==> flow/design.v <==
	module clk_1M(clk0, rst_n, clk_1M, tick);
	input clk0, rst_n;
	output clk_1M;
	output tick;	 
	reg [7:0] cnt;
	reg clk_1M;
	assign tick = (cnt == 8'd19) && !clk_1M;
	always@(posedge clk0 or negedge rst_n)
	begin
		if(!rst_n)	
		begin
			cnt <= 0;
			clk_1M <= 0;
		end
		else
		begin
			if(cnt == 8'd19) 
			begin
				cnt <= 0;
				clk_1M <= ~clk_1M;
			end
			else	cnt <= cnt + 8'h1;
		end
	end
	endmodule
module Encoder(clk, en, clk_rd, chA, chB, rst_n, data);
  input       clk;
  input       en;
  input       rst_n;
  input       chA, chB;
  input       clk_rd;
  output[15:0] data;
  reg[15:0]    data;                                     
  reg[15:0]    databuf;
  reg[1:0]     state;                                     
  reg[1:0]	   state_r1, state_r2;
  wire         outputflag;                                
  reg          clk_rd_r1;
  reg		   	clk_rd_r0;
  wire [1:0]	state_pre, state_last;
  assign outputflag = (clk_rd_r0 & (~clk_rd_r1));
  assign state_pre = state & state_r1;
  assign state_last = state_r1 & state_r2;
  always@(posedge clk or negedge rst_n)
  begin
    if(!rst_n)
    begin
      state <= 0;
      databuf <= 0;
      data <= 0;
      clk_rd_r0 <= 0;
      clk_rd_r1 <= 0;
      state_r1 <= 0;
      state_r2 <= 0;
    end
    else if(en)
      begin
        state[0] <= chA;
        state[1] <= chB;
        clk_rd_r0 <= clk_rd;
        clk_rd_r1 <= clk_rd_r0;
        state_r1 <= state;
        state_r2 <= state_r1;
        if(outputflag)  
        begin
          data <= databuf;
          databuf <= 0;
        end
        else
        begin
			case({state_last, state_pre})
			4'b0010:  databuf <= databuf - 16'd1;
			4'b1011:  databuf <= databuf - 16'd1;
			4'b1101:  databuf <= databuf - 16'd1;
			4'b0100:  databuf <= databuf - 16'd1;
			4'b0001:  databuf <= databuf + 16'd1;
			4'b0111:  databuf <= databuf + 16'd1;
			4'b1110:  databuf <= databuf + 16'd1;
			4'b1000:  databuf <= databuf + 16'd1;
			default:  databuf <= databuf;
			endcase
		end
      end
  end
  endmodule
module IncEncoderGroup(clk_encoder, en, rst_n, RD, chA, chB,
								data_out0, data_out1, data_out2, data_out3, data_out4, data_out5, data_out6);
input clk_encoder, en, rst_n;
input RD;
input [6:0]chA;
input [6:0]chB;
output [15:0]data_out0;
output [15:0]data_out1;
output [15:0]data_out2;
output [15:0]data_out3;
output [15:0]data_out4;
output [15:0]data_out5;
output [15:0]data_out6;
	Encoder	encoder_0(
					.clk(clk_encoder), 
					.en(en), 
					.clk_rd(~RD), 
					.chA(chA[0]), 
					.chB(chB[0]), 
					.rst_n(rst_n), 
					.data(data_out0)
					);
	Encoder	encoder_1(
					.clk(clk_encoder), 
					.en(en), 
					.clk_rd(~RD), 
					.chA(chA[1]), 
					.chB(chB[1]), 
					.rst_n(rst_n), 
					.data(data_out1)
					);
	Encoder	encoder_2(
					.clk(clk_encoder), 
					.en(en), 
					.clk_rd(~RD), 
					.chA(chA[2]), 
					.chB(chB[2]), 
					.rst_n(rst_n), 
					.data(data_out2)
					);
	Encoder	encoder_3(
					.clk(clk_encoder), 
					.en(en), 
					.clk_rd(~RD), 
					.chA(chA[3]), 
					.chB(chB[3]), 
					.rst_n(rst_n), 
					.data(data_out3)
					);
	Encoder	encoder_4(
					.clk(clk_encoder), 
					.en(en), 
					.clk_rd(~RD), 
					.chA(chA[4]), 
					.chB(chB[4]), 
					.rst_n(rst_n), 
					.data(data_out4)
					);
	Encoder	encoder_5(
					.clk(clk_encoder), 
					.en(en), 
					.clk_rd(~RD), 
					.chA(chA[5]), 
					.chB(chB[5]), 
					.rst_n(rst_n), 
					.data(data_out5)
					);
	Encoder	encoder_6(
					.clk(clk_encoder), 
					.en(en), 
					.clk_rd(~RD), 
					.chA(chA[6]), 
					.chB(chB[6]), 
					.rst_n(rst_n), 
					.data(data_out6)
					);
	endmodule
module AbsEncoder(clk, 
						clk_rd, 
						rst_n, data_in, cs0_n, cs1_n, busy0, convst, enc_rst, 
						data_out0, data_out1, data_out2, data_out3, data_out4, data_out5, data_out6, data_out7, 
						data_out8, data_out9, data_outA, data_outB, data_outC, data_outD, data_outE, data_outF 
						);
	input clk, rst_n, busy0;
	input clk_rd;
	input[15:0] 	data_in;
	output 			convst, enc_rst, cs0_n, cs1_n;
	output[15:0]	data_out0;
	output[15:0]	data_out1;
	output[15:0]	data_out2;
	output[15:0]	data_out3;
	output[15:0]	data_out4;
	output[15:0]	data_out5;
	output[15:0]	data_out6;
	output[15:0]	data_out7;
	output[15:0]	data_out8;
	output[15:0]	data_out9;
	output[15:0]	data_outA;
	output[15:0]	data_outB;
	output[15:0]	data_outC;
	output[15:0]	data_outD;
	output[15:0]	data_outE;
	output[15:0]	data_outF;
	reg[15:0]		data_out0;	
	reg[15:0]		data_out1;
	reg[15:0]		data_out2;
	reg[15:0]		data_out3;
	reg[15:0]		data_out4;
	reg[15:0]		data_out5;
	reg[15:0]		data_out6;
	reg[15:0]		data_out7;
	reg[15:0]		data_out8;
	reg[15:0]		data_out9;
	reg[15:0]		data_outA;
	reg[15:0]		data_outB;
	reg[15:0]		data_outC;
	reg[15:0]		data_outD;
	reg[15:0]		data_outE;
	reg[15:0]		data_outF;
	reg				convst, enc_rst, cs0_n, cs1_n;
	reg[2:0]		enc_rst_cnt;
	reg[7:0]		data_cnt;
	reg[3:0]		convst_cnt;
	wire        outputflag;                                
	reg         clk_rd_r1;
	reg		   clk_rd_r0;
	assign outputflag = (clk_rd_r0 & (~clk_rd_r1));
	always@ (posedge clk or negedge rst_n)
	begin
		if(!rst_n)
		begin
			enc_rst <= 1'b1;
			enc_rst_cnt <= 0;
		end
		else
		begin
			if(enc_rst_cnt == 3'b111)
				enc_rst <= 0;
			else
				enc_rst_cnt <= enc_rst_cnt + 3'b001;
		end
	end
	reg busy0_r;
	reg rd_start;
	wire busy0_neg;
	assign busy0_neg = (busy0_r & (~busy0));	 
	always@ (posedge clk or negedge rst_n)
	begin
		if(!rst_n)
		begin
			busy0_r <= 1'b0;
			clk_rd_r0 <= 1'b0;
			clk_rd_r1 <= 1'b0;
		end
		else
		begin
			busy0_r <= busy0;
         clk_rd_r0 <= clk_rd;
         clk_rd_r1 <= clk_rd_r0;
		end
	end
	always@ (posedge clk or negedge rst_n)
	begin
		if(!rst_n)
		begin
			data_cnt <= 0;
		end
		else
		begin
			if(rd_start)
				data_cnt <= data_cnt + 8'h1;
			else
				data_cnt <= 8'd0;
		end
	end
	always@ (posedge clk or negedge rst_n)
	begin
		if(!rst_n)
		begin
			convst_cnt <= 0;
		end
		else
		begin
			if(!convst)
				convst_cnt <= convst_cnt + 4'h1;
			else
				convst_cnt <= 4'd0;
		end
	end	
	always@ (posedge clk or negedge rst_n)
	begin
		if(!rst_n)
		begin
			data_out0 <= 0;
			data_out1 <= 0;
			data_out2 <= 0;
			data_out3 <= 0;
			data_out4 <= 0;
			data_out5 <= 0;
			data_out6 <= 0;
			data_out7 <= 0;
			data_out8 <= 0;
			data_out9 <= 0;
			data_outA <= 0;
			data_outB <= 0;
			data_outC <= 0;
			data_outD <= 0;
			data_outE <= 0;
			data_outF <= 0;
			convst <= 1'b1;			
			cs0_n <= 1'b1;
			cs1_n <= 1'b1;
			rd_start <= 1'b0;
		end
		else
		begin
			if(outputflag && (!enc_rst))
			begin
				convst <= 1'b0;		 
			end
			if(convst_cnt == 4'd4)
				convst <= 1'b1;		 
			if(busy0_neg)				 
			begin
				rd_start <= 1'b1;
			end
			if(rd_start)
			begin
				case(data_cnt)
					8'd0:	
					begin
						cs0_n <= 0;
						cs1_n <= 1;
					end
					8'd1:
					begin
						cs0_n <= 1;
						cs1_n <= 1;
						data_out0 <= data_in;
					end
					8'd2:	
					begin
						cs0_n <= 0;
						cs1_n <= 1;
					end
					8'd3:
					begin
						cs0_n <= 1;
						cs1_n <= 1;
						data_out1 <= data_in;
					end
					8'd4:	
					begin
						cs0_n <= 0;
						cs1_n <= 1;
					end
					8'd5:
					begin
						cs0_n <= 1;
						cs1_n <= 1;
						data_out2 <= data_in;
					end
					8'd6:	
					begin
						cs0_n <= 0;
						cs1_n <= 1;
					end
					8'd7:
					begin
						cs0_n <= 1;
						cs1_n <= 1;
						data_out3 <= data_in;
					end
					8'd8:	
					begin
						cs0_n <= 0;
						cs1_n <= 1;
					end
					8'd9:
					begin
						cs0_n <= 1;
						cs1_n <= 1;
						data_out4 <= data_in;
					end
					8'd10:	
					begin
						cs0_n <= 0;
						cs1_n <= 1;
					end
					8'd11:
					begin
						cs0_n <= 1;
						cs1_n <= 1;
						data_out5 <= data_in;
					end
					8'd12:
					begin
						cs0_n <= 0;
						cs1_n <= 1;
					end
					8'd13:
					begin
						cs0_n <= 1;
						cs1_n <= 1;
						data_out6 <= data_in;
					end
					8'd14:	
					begin
						cs0_n <= 0;
						cs1_n <= 1;
					end
					8'd15:
					begin
						cs0_n <= 1;
						cs1_n <= 1;
						data_out7 <= data_in;
					end
					8'd16:
					begin
						cs0_n <= 1;
						cs1_n <= 0;				
					end
					8'd17:
					begin
						cs0_n <= 1;
						cs1_n <= 1;
						data_out8 <= data_in;
					end
					8'd18:
					begin
						cs0_n <= 1;
						cs1_n <= 0;
					end
					8'd19:
					begin
						cs0_n <= 1;
						cs1_n <= 1;
						data_out9 <= data_in;
					end
					8'd20:	
					begin
						cs0_n <= 1;
						cs1_n <= 0;
					end
					8'd21:
					begin
						cs0_n <= 1;
						cs1_n <= 1;
						data_outA <= data_in;
					end
					8'd22:
					begin
						cs0_n <= 1;
						cs1_n <= 0;
					end
					8'd23:
					begin
						cs0_n <= 1;
						cs1_n <= 1;
						data_outB <= data_in;
					end
					8'd24:
					begin
						cs0_n <= 1;
						cs1_n <= 0;
					end
					8'd25:
					begin
						cs0_n <= 1;
						cs1_n <= 1;
						data_outC <= data_in;
					end
					8'd26:
					begin
						cs0_n <= 1;
						cs1_n <= 0;					
					end
					8'd27:
					begin
						cs0_n <= 1;
						cs1_n <= 1;
						data_outD <= data_in;
					end
					8'd28:
					begin
						cs0_n <= 1;
						cs1_n <= 0;	
					end
					8'd29:
					begin
						cs0_n <= 1;
						cs1_n <= 1;	
						data_outE <= data_in;
					end
					8'd30:
					begin
						cs0_n <= 1;
						cs1_n <= 0;
					end
					8'd31:
					begin
						cs0_n <= 1;
						cs1_n <= 1;	
						data_outF <= data_in;
						rd_start <= 0;
					end
					default:
					begin
						cs0_n <= 1;
						cs1_n <= 1;
					end
				endcase
			end
		end
	end
endmodule
module ParaBus(clk, rst_n, DSP_Add, DSP_Data_in, DSP_Data_out, DSP_Data_oe, WR, RD, CS0, LED,
					IncEncoder1, IncEncoder2, IncEncoder3, IncEncoder4,
					IncEncoder5, IncEncoder6, IncEncoder7, IncEncoderRd,
					AbsEncoder0, AbsEncoder1, AbsEncoder2, AbsEncoder3,
					AbsEncoder4, AbsEncoder5, AbsEncoder6, AbsEncoder7,
					AbsEncoder8, AbsEncoder9, AbsEncoderA, AbsEncoderB,
					AbsEncoderC, AbsEncoderD, AbsEncoderE, AbsEncoderF); 
input clk, rst_n;
input [7:0] DSP_Add;			 
input WR,RD,CS0;				 
input [15:0] IncEncoder1;
input [15:0] IncEncoder2;
input [15:0] IncEncoder3;
input [15:0] IncEncoder4;
input [15:0] IncEncoder5;
input [15:0] IncEncoder6;
input [15:0] IncEncoder7;
input [15:0] AbsEncoder0;
input [15:0] AbsEncoder1;
input [15:0] AbsEncoder2;
input [15:0] AbsEncoder3;
input [15:0] AbsEncoder4;
input [15:0] AbsEncoder5;
input [15:0] AbsEncoder6;
input [15:0] AbsEncoder7;
input [15:0] AbsEncoder8;
input [15:0] AbsEncoder9;
input [15:0] AbsEncoderA;
input [15:0] AbsEncoderB;
input [15:0] AbsEncoderC;
input [15:0] AbsEncoderD;
input [15:0] AbsEncoderE;
input [15:0] AbsEncoderF;
output [3:0] LED;				 
output IncEncoderRd;
input [15:0] DSP_Data_in;
output [15:0] DSP_Data_out;
output DSP_Data_oe;		 
reg [15:0] DSP_Data_reg;
reg [15:0] Control_reg;
reg [3:0] LED_reg; 
reg WR_r, RD_r, oe_reg;
wire wr_rise = WR & ~WR_r;
wire rd_fall = ~RD & RD_r;
always @ (posedge clk or negedge rst_n) 
begin 
	if(!rst_n)
	begin
		Control_reg <= 16'h0000;
		LED_reg <= 4'h0;
	end
	else if(wr_rise && CS0==1'b0)	 
	begin 
		case(DSP_Add)
			6'h00:	
			begin
				Control_reg <= DSP_Data_in;
			end
			6'h01: 		 
			begin 
				LED_reg <= DSP_Data_in[3:0]; 
			end
		endcase 
	end 
end 
always @ (posedge clk or negedge rst_n)
begin 
if(!rst_n)
    DSP_Data_reg <= 16'h0000;
else if(rd_fall && CS0 == 1'b0)	 
    begin
		case(DSP_Add)
			6'h00:
			begin
				DSP_Data_reg <= Control_reg;
			end
        	6'h10:	
			begin 
				DSP_Data_reg <= IncEncoder1;	
			end
        	6'h11:	
			begin 
				DSP_Data_reg <= IncEncoder2;	
			end
        	6'h12:	
			begin 
				DSP_Data_reg <= IncEncoder3;	
			end
        	6'h13:	
			begin 
				DSP_Data_reg <= IncEncoder4;	
			end
        	6'h14:	
			begin 
				DSP_Data_reg <= IncEncoder5;	
			end
        	6'h15:	
			begin 
				DSP_Data_reg <= IncEncoder6;	
			end
        	6'h16:	
			begin 
				DSP_Data_reg <= IncEncoder7;	
			end
        	6'h20:	
			begin 
				DSP_Data_reg <= AbsEncoder0;	
			end
        	6'h21:	
			begin 
				DSP_Data_reg <= AbsEncoder1;	
			end
        	6'h22:	
			begin 
				DSP_Data_reg <= AbsEncoder2;	
			end
        	6'h23:	
			begin 
				DSP_Data_reg <= AbsEncoder3;	
			end
        	6'h24:	
			begin 
				DSP_Data_reg <= AbsEncoder4;	
			end
        	6'h25:	
			begin 
				DSP_Data_reg <= AbsEncoder5;	
			end
        	6'h26:	
			begin 
				DSP_Data_reg <= AbsEncoder6;	
			end			
       	6'h27:	
			begin 
				DSP_Data_reg <= AbsEncoder7;	
			end
        	6'h28:	
			begin 
				DSP_Data_reg <= AbsEncoder8;	
			end
        	6'h29:	
			begin 
				DSP_Data_reg <= AbsEncoder9;	
			end
        	6'h2A:	
			begin 
				DSP_Data_reg <= AbsEncoderA;	
			end
        	6'h2B:	
			begin 
				DSP_Data_reg <= AbsEncoderB;	
			end
        	6'h2C:	
			begin 
				DSP_Data_reg <= AbsEncoderC;	
			end
        	6'h2D:	
			begin 
				DSP_Data_reg <= AbsEncoderD;	
			end
        	6'h2E:	
			begin 
				DSP_Data_reg <= AbsEncoderE;	
			end			
       	6'h2F:	
			begin 
				DSP_Data_reg <= AbsEncoderF;	
			end	
			endcase 
	end 
end
assign IncEncoderRd = Control_reg[0];
assign LED = LED_reg;
always @ (posedge clk or negedge rst_n)
begin
	if(!rst_n)
	begin
		WR_r <= 1'b1;
		RD_r <= 1'b1;
		oe_reg <= 1'b0;
	end
	else
	begin
		WR_r <= WR;
		RD_r <= RD;
		oe_reg <= (CS0 == 1'b0 && RD == 1'b0);
	end
end
assign DSP_Data_out = DSP_Data_reg;
assign DSP_Data_oe = oe_reg;
endmodule 
module sample_dsp(
	input         clk_20M,
	input         rst_n,
	input         WR,
	input         RD,
	input         CS0,
	input  [7:0]  DSP_Add,
	input  [15:0] DSP_Data_in,
	output [15:0] DSP_Data_out,
	output        DSP_Data_oe,
	input  [6:0]  chAn,
	input  [6:0]  chBn,
	input  [15:0] data_in,
	input         busy0,
	output [3:0]  LED,
	output        cs0_n,
	output        cs1_n,
	output        convst,
	output        enc_rst
);
	wire        clk_1M, tick_1M;
	wire        IncEncoderRd;
	wire [15:0] inc0, inc1, inc2, inc3, inc4, inc5, inc6;
	wire [15:0] abs0, abs1, abs2, abs3, abs4, abs5, abs6, abs7;
	wire [15:0] abs8, abs9, absA, absB, absC, absD, absE, absF;
	clk_1M inst45(.clk0(clk_20M), .rst_n(rst_n), .clk_1M(clk_1M), .tick(tick_1M));
	IncEncoderGroup inst(
		.clk_encoder(clk_20M), .en(tick_1M), .rst_n(rst_n), .RD(IncEncoderRd),
		.chA(~chAn), .chB(~chBn),
		.data_out0(inc0), .data_out1(inc1), .data_out2(inc2), .data_out3(inc3),
		.data_out4(inc4), .data_out5(inc5), .data_out6(inc6));
	AbsEncoder inst1(
		.clk(clk_20M), .clk_rd(IncEncoderRd), .rst_n(rst_n),
		.data_in(data_in), .cs0_n(cs0_n), .cs1_n(cs1_n), .busy0(busy0),
		.convst(convst), .enc_rst(enc_rst),
		.data_out0(abs0), .data_out1(abs1), .data_out2(abs2), .data_out3(abs3),
		.data_out4(abs4), .data_out5(abs5), .data_out6(abs6), .data_out7(abs7),
		.data_out8(abs8), .data_out9(abs9), .data_outA(absA), .data_outB(absB),
		.data_outC(absC), .data_outD(absD), .data_outE(absE), .data_outF(absF));
	ParaBus ParaBusInst(
		.clk(clk_20M), .rst_n(rst_n),
		.DSP_Add(DSP_Add), .DSP_Data_in(DSP_Data_in), .DSP_Data_out(DSP_Data_out),
		.DSP_Data_oe(DSP_Data_oe), .WR(WR), .RD(RD), .CS0(CS0), .LED(LED),
		.IncEncoder1(inc0), .IncEncoder2(inc1), .IncEncoder3(inc2), .IncEncoder4(inc3),
		.IncEncoder5(inc4), .IncEncoder6(inc5), .IncEncoder7(inc6), .IncEncoderRd(IncEncoderRd),
		.AbsEncoder0(abs0), .AbsEncoder1(abs1), .AbsEncoder2(abs2), .AbsEncoder3(abs3),
		.AbsEncoder4(abs4), .AbsEncoder5(abs5), .AbsEncoder6(abs6), .AbsEncoder7(abs7),
		.AbsEncoder8(abs8), .AbsEncoder9(abs9), .AbsEncoderA(absA), .AbsEncoderB(absB),
		.AbsEncoderC(absC), .AbsEncoderD(absD), .AbsEncoderE(absE), .AbsEncoderF(absF));
endmodule
# [Tool chain data of sample_dsp]
# Tool output for the design above, in the order of the flow.
# Line numbers count from 1 in the design file above.
# Library cell names are shortened.
# A cell with -- has no value.
[design] top_module="sample_dsp" clock_port="clk_20M" lib="sky130hd" pvt_corner="tt_025C_1v80"

# [Word-level counts]
# Source: Yosys, flattened and elaborated, memories not mapped. Widths are those after wreduce. Registers that Yosys merges into a memory's read port (data or address) are not register bits. Print and check cells do not count. Equal cells are merged and count once.
[classes] addsub=18 equal=114 n_mux=25 bitwise=29 reduce_and_logical=61
[ops] operator="16-bit parallel mux with 24-bit select" count=1
[ops] operator="16-bit parallel mux with 2-bit select" count=7
[ops] operator="8-bit by 5-bit equality test with 1-bit output with constant B" count=24
[ops] operator="8-bit by 6-bit equality test with 1-bit output with constant B" count=16
[ops] operator="16-bit by 1-bit adder with 16-bit output with constant B" count=7
[ops] operator="16-bit by 1-bit subtractor with 16-bit output with constant B" count=7
[ops] operator="4-bit equality test with constant B" count=28
[ops] operator="16-bit 2-to-1 mux" count=7
[ops] operator="8-bit by 4-bit equality test with 1-bit output with constant B" count=8
[ops] operator="4-bit by 3-bit equality test with 1-bit output with constant B" count=15
[ops] operator="4-bit OR reduction" count=14
[ops] operator="2-bit AND reduction" count=27
[ops] operator="8-bit by 3-bit equality test with 1-bit output with constant B" count=4
[ops] operator="2-bit bitwise AND" count=14
[ops] operator="4-bit by 1-bit equality test with 1-bit output with constant B" count=7
[ops] operator="4-bit by 2-bit equality test with 1-bit output with constant B" count=7
[ops] operator="24-bit nonzero test" count=1
[ops] operator="3-bit nonzero test" count=7
[ops] operator="8-bit by 1-bit adder with 8-bit output with constant B" count=2
[ops] operator="8-bit by 1-bit equality test with 1-bit output with constant B" count=2
[ops] operator="8-bit by 2-bit equality test with 1-bit output with constant B" count=2
[ops] operator="8-bit logical NOT" count=2
[ops] operator="8-bit OR reduction" count=2
[ops] operator="8-bit 2-to-1 mux" count=2
[ops] operator="7-bit NOT" count=2
[ops] operator="1-bit NOT" count=8
[ops] operator="1-bit 2-to-1 mux" count=7
[ops] operator="1-bit bitwise AND" count=5
# Not listed: further kinds 7, cells in them 12.
[bits] reg_bits=595 in_bits=60 output_inout_bits=25 elab_cells=326

# [Longest topological paths]
# Depth = most cells in a row (Yosys ltp): at word level without a register or memory, in the mapped netlist without a sequential cell, where the memories' decode and read muxes count.
[depth] depth_word=5 abc_area=0 depth_mapped=18

# [Synthesis result]
# The flow's flattened synthesis, as Yosys stat reports it; memories are mapped. The netlist is that of the ABC_AREA named above (0 if unset); the other value can give another one.
[by_type] cell_type="dfrtp_1" count=589 area_total_um2=1.47E+04
[by_type] cell_type="mux2_2" count=401 area_total_um2=4.52E+03
[by_type] cell_type="ha_1" count=107 area_total_um2=1.34E+03
[by_type] cell_type="nand2_1" count=298 area_total_um2=1.12E+03
[by_type] cell_type="o21ai_0" count=139 area_total_um2=695.667
[by_type] cell_type="xnor2_1" count=64 area_total_um2=560.538
[by_type] cell_type="a21oi_1" count=95 area_total_um2=475.456
[by_type] cell_type="xor2_1" count=48 area_total_um2=420.403
[by_type] cell_type="clkbuf_1" count=108 area_total_um2=405.389
[by_type] cell_type="mux2i_1" count=40 area_total_um2=400.384
[by_type] cell_type="a22oi_1" count=53 area_total_um2=397.882
[by_type] cell_type="a22o_1" count=45 area_total_um2=394.128
[by_type] cell_type="nor2_1" count=98 area_total_um2=367.853
[by_type] cell_type="a21o_1" count=41 area_total_um2=307.795
[by_type] cell_type="nand3_1" count=55 area_total_um2=275.264
[by_type] cell_type="o31ai_1" count=34 area_total_um2=255.245
[by_type] cell_type="a221oi_1" count=23 area_total_um2=201.443
[by_type] cell_type="o21a_1" count=26 area_total_um2=195.187
# Other cell types: 58; their cells: 462.
[synth_totals] mapped_cells=2726 mapped_area_um2=30453.0 ff_cells=595 n_buf=158
# The figures by module come from a second, unflattened synthesis with its own total; it is not the netlist above.
[hier_totals] hier_cells=2890 area_unflattened_um2=33096.7
# Each row is one instance without its submodules.
[modules] module="Encoder" n_inst=7 cells=223 mod_area_um2=2341.0 mod_seq_area_um2=1001.0
[modules] module="AbsEncoder" n_inst=1 cells=661 mod_area_um2=11008.1 mod_seq_area_um2=6986.7
[modules] module="ParaBus" n_inst=1 cells=619 mod_area_um2=5242.5 mod_seq_area_um2=978.4
[modules] module="clk_1M" n_inst=1 cells=34 mod_area_um2=402.9 mod_seq_area_um2=225.2
[modules] module="sample_dsp" n_inst=1 cells=14 mod_area_um2=52.6 mod_seq_area_um2=0.0
[modules] module="IncEncoderGroup" n_inst=1 cells=1 mod_area_um2=3.8 mod_seq_area_um2=0.0

# [Path before layout]
# Path of least setup slack by OpenSTA after synthesis, without wires, with an ideal clock, recovery checks aside; 20% of the period is set as input and as output delay. Where synthesis merged equal registers, the netlist keeps one of their names.
[synth_timing] path_type="flip-flop to flip-flop" from="reg inst.encoder_1.state[1]" to="reg inst.encoder_1.databuf[15]" tclk_ps=5000 setup_time_ps=118 t_first_pin_ps=0 arrival_time_ps=3693 t_required_ps=4882 slack_ps=1189 path_delay_ps=3811 path_stages=18 path_buffers=1 synth_period_reached_ps=3811
# "path_delay_ps" is the arrival time less input delay plus setup time.
# "path_stages": output pins that drive a net of the path, with the launching flip-flop's if there is one; two outputs of one cell count as two.
# "synth_period_reached_ps" = period - worst setup slack (recovery checks aside). The figure is calculated, with input and output delays left at 20% of the set period.
# The rows between start and end are the longest chain of elaborated cells between them; the timing report does not say that the signal goes this way. Where chains are equally long, one stands for them.
# A line is the first line of the expression or statement that the cell stems from. Yosys adds cells for indexed reads and writes and turns some case tables into memories.
# A register here has more assigning lines than the two given.
[synth_between] cell_sequence="dfrtp_1 > clkbuf_1 > nand3_1 > o21a_1 > o22ai_1 > nand2_1 > o21ai_0 > a21oi_1 > ha_1 > a21oi_1 > o211ai_1 > a2111oi_0 > o31ai_1 > a21o_1 > a21boi_1 > nand4b_1 > a41o_1 > a21o_1" elab_chain_cells=5 cells_between=15 lines_between=3 cone_classes="eq/ne (8); mux (2); logic (1); reduce/logical (4)"
[synth_lines] element="from (decl)" line_no=35 source="reg[1:0]     state;"
[synth_lines] element="from (assign)" line_no=48 source="state <= 0;"
[synth_lines] element="from (assign)" line_no=59 source="state[1] <= chB;"
[synth_lines] element="2-bit bitwise AND" line_no=42 source="assign state_pre = state & state_r1;"
[synth_lines] element="4-bit equality test" line_no=71 source="case({state_last, state_pre})"
[synth_lines] element="4-bit OR reduction"
[synth_lines] element="16-bit parallel mux with 2-bit select" line_no=71
[synth_lines] element="16-bit 2-to-1 mux" line_no=64 source="if(outputflag)"
[synth_lines] element="to (assign)" line_no=72 source="4'b0010: databuf <= databuf - 16'd1;"
[synth_lines] element="to (assign)" line_no=73 source="4'b1011: databuf <= databuf - 16'd1;"
[synth_lines] element="to (decl)" line_no=34 source="reg[15:0]    databuf;"

# [Worst path after layout]
# Path of least setup slack in the final report of entry A (OpenROAD, finished layout, wires in). Where an end is a register, its clock arrival counts in the times.
# The report prints the path's times to 10 ps; the period is as set.
[layout_timing] path_type="flip-flop to flip-flop" from="reg inst.encoder_5.state[1]" to="reg inst.encoder_5.databuf[14]" tclk_ps=5000 setup_time_ps=90 t_first_pin_ps=620 arrival_time_ps=4900 t_required_ps=5520 slack_ps=620 path_stages=18 path_buffers=0
# The rows between start and end are the longest chain of elaborated cells between them; the timing report does not say that the signal goes this way. Where chains are equally long, one stands for them.
# A register here has more assigning lines than the two given.
[layout_between] cell_sequence="dfrtp_1 > nand3_1 > o21a_1 > o22ai_1 > nand2_1 > o21ai_0 > a22o_1 > inv_1 > ha_1 > nor2b_1 > o21a_1 > o21ai_0 > nand2_1 > and4_1 > a2111oi_0 > o31ai_1 > xnor2_1 > o21ai_0" elab_chain_cells=5 cells_between=15 lines_between=3 cone_classes="eq/ne (8); mux (2); logic (1); reduce/logical (4)"
[layout_lines] element="from (decl)" line_no=35 source="reg[1:0]     state;"
[layout_lines] element="from (assign)" line_no=48 source="state <= 0;"
[layout_lines] element="from (assign)" line_no=59 source="state[1] <= chB;"
[layout_lines] element="2-bit bitwise AND" line_no=42 source="assign state_pre = state & state_r1;"
[layout_lines] element="4-bit equality test" line_no=71 source="case({state_last, state_pre})"
[layout_lines] element="4-bit OR reduction"
[layout_lines] element="16-bit parallel mux with 2-bit select" line_no=71
[layout_lines] element="16-bit 2-to-1 mux" line_no=64 source="if(outputflag)"
[layout_lines] element="to (assign)" line_no=72 source="4'b0010: databuf <= databuf - 16'd1;"
[layout_lines] element="to (assign)" line_no=73 source="4'b1011: databuf <= databuf - 16'd1;"
[layout_lines] element="to (decl)" line_no=34 source="reg[15:0]    databuf;"

==> results <==
Measured data: module sample_dsp, platform sky130hd, 2 stored runs of the flow under differing settings, order arbitrary. Input and output delays are each 20% of the period that was set; the output load is 0.01 pF.
"period_less_ws_ps" = clock period - worst setup slack. The figure is calculated, with input and output delays left at 20% of the set period.
"totalPower_w" is the tool's figure for a default switching activity; nothing was simulated.

[flow] entry A: files
==> flow/run.sh <==
#!/bin/bash
# the make line also repeats the synthesis and layout settings of config.mk as NAME=value (left out here)
make -C /OpenROAD-flow-scripts/flow DESIGN_CONFIG=/design/flow/config.mk WORK_HOME=/design/flow/orfs CLKGATE_MAP_FILE= finish
==> flow/config.mk <==
export PLATFORM = sky130hd
export DESIGN_NAME = sample_dsp
export DESIGN_NICKNAME = sample_dsp
export VERILOG_FILES = /design/flow/design.v
export SDC_FILE = /design/flow/constraint.sdc
export NUM_CORES = 4
export LEC_CHECK = 0
export CAP_MARGIN = 30
export CELL_PAD_IN_SITES_DETAIL_PLACEMENT = 1
export CELL_PAD_IN_SITES_GLOBAL_PLACEMENT = 2
export CORE_MARGIN = 6
export CORE_UTILIZATION = 40
export CTS_CLUSTER_SIZE = 80
export MIN_ROUTING_LAYER = met2
export PLACE_DENSITY_LB_ADDON = 0.03
export SLEW_MARGIN = 20
==> flow/constraint.sdc <==
create_clock -name core_clock -period 5.0 [get_ports {clk_20M}]
set_input_delay 1.0000 -clock core_clock [delete_from_list [all_inputs] [get_ports {clk_20M}]]
set_output_delay 1.0000 -clock core_clock [all_outputs]
set_load 0.01 [all_outputs]

[flow] entry A: metrics
[metrics] synth_area_um2 = 30453.0
[metrics] final_util_pct = 46.8
[metrics] dieArea_um2 = 82897.9
[metrics] totalPower_w = 0.014563
[metrics] worstSetupSlack_ps = 621
[metrics] period_less_ws_ps = 4379
[metrics] tns_ps = 0

[flow] entry B: files
==> flow/run.sh <==
#!/bin/bash
# the make line also repeats the synthesis and layout settings of config.mk as NAME=value (left out here)
make -C /OpenROAD-flow-scripts/flow DESIGN_CONFIG=/design/flow/config.mk WORK_HOME=/design/flow/orfs CLKGATE_MAP_FILE= finish
==> flow/config.mk <==
export PLATFORM = sky130hd
export DESIGN_NAME = sample_dsp
export DESIGN_NICKNAME = sample_dsp
export VERILOG_FILES = /design/flow/design.v
export SDC_FILE = /design/flow/constraint.sdc
export NUM_CORES = 4
export LEC_CHECK = 0
export ABC_AREA = 0
export CAP_MARGIN = 20
export CELL_PAD_IN_SITES_GLOBAL_PLACEMENT = 0
export CORE_MARGIN = 2
export CORE_UTILIZATION = 71
export GPL_ROUTABILITY_DRIVEN = 0
export GPL_TIMING_DRIVEN = 1
export MIN_ROUTING_LAYER = met1
export PLACE_DENSITY_LB_ADDON = 0.1
export SETUP_SLACK_MARGIN = -0.09
export SLEW_MARGIN = 20
==> flow/constraint.sdc <==
create_clock -name core_clock -period 2.9 [get_ports {clk_20M}]
set_input_delay 0.5800 -clock core_clock [delete_from_list [all_inputs] [get_ports {clk_20M}]]
set_output_delay 0.5800 -clock core_clock [all_outputs]
set_load 0.01 [all_outputs]

[flow] entry B: metrics
[metrics] synth_area_um2 = 30453.0
[metrics] final_util_pct = 92.6
[metrics] dieArea_um2 = 44563.2
[metrics] totalPower_w = 0.024686
[metrics] worstSetupSlack_ps = -1096
[metrics] period_less_ws_ps = 3996
[metrics] tns_ps = -31620
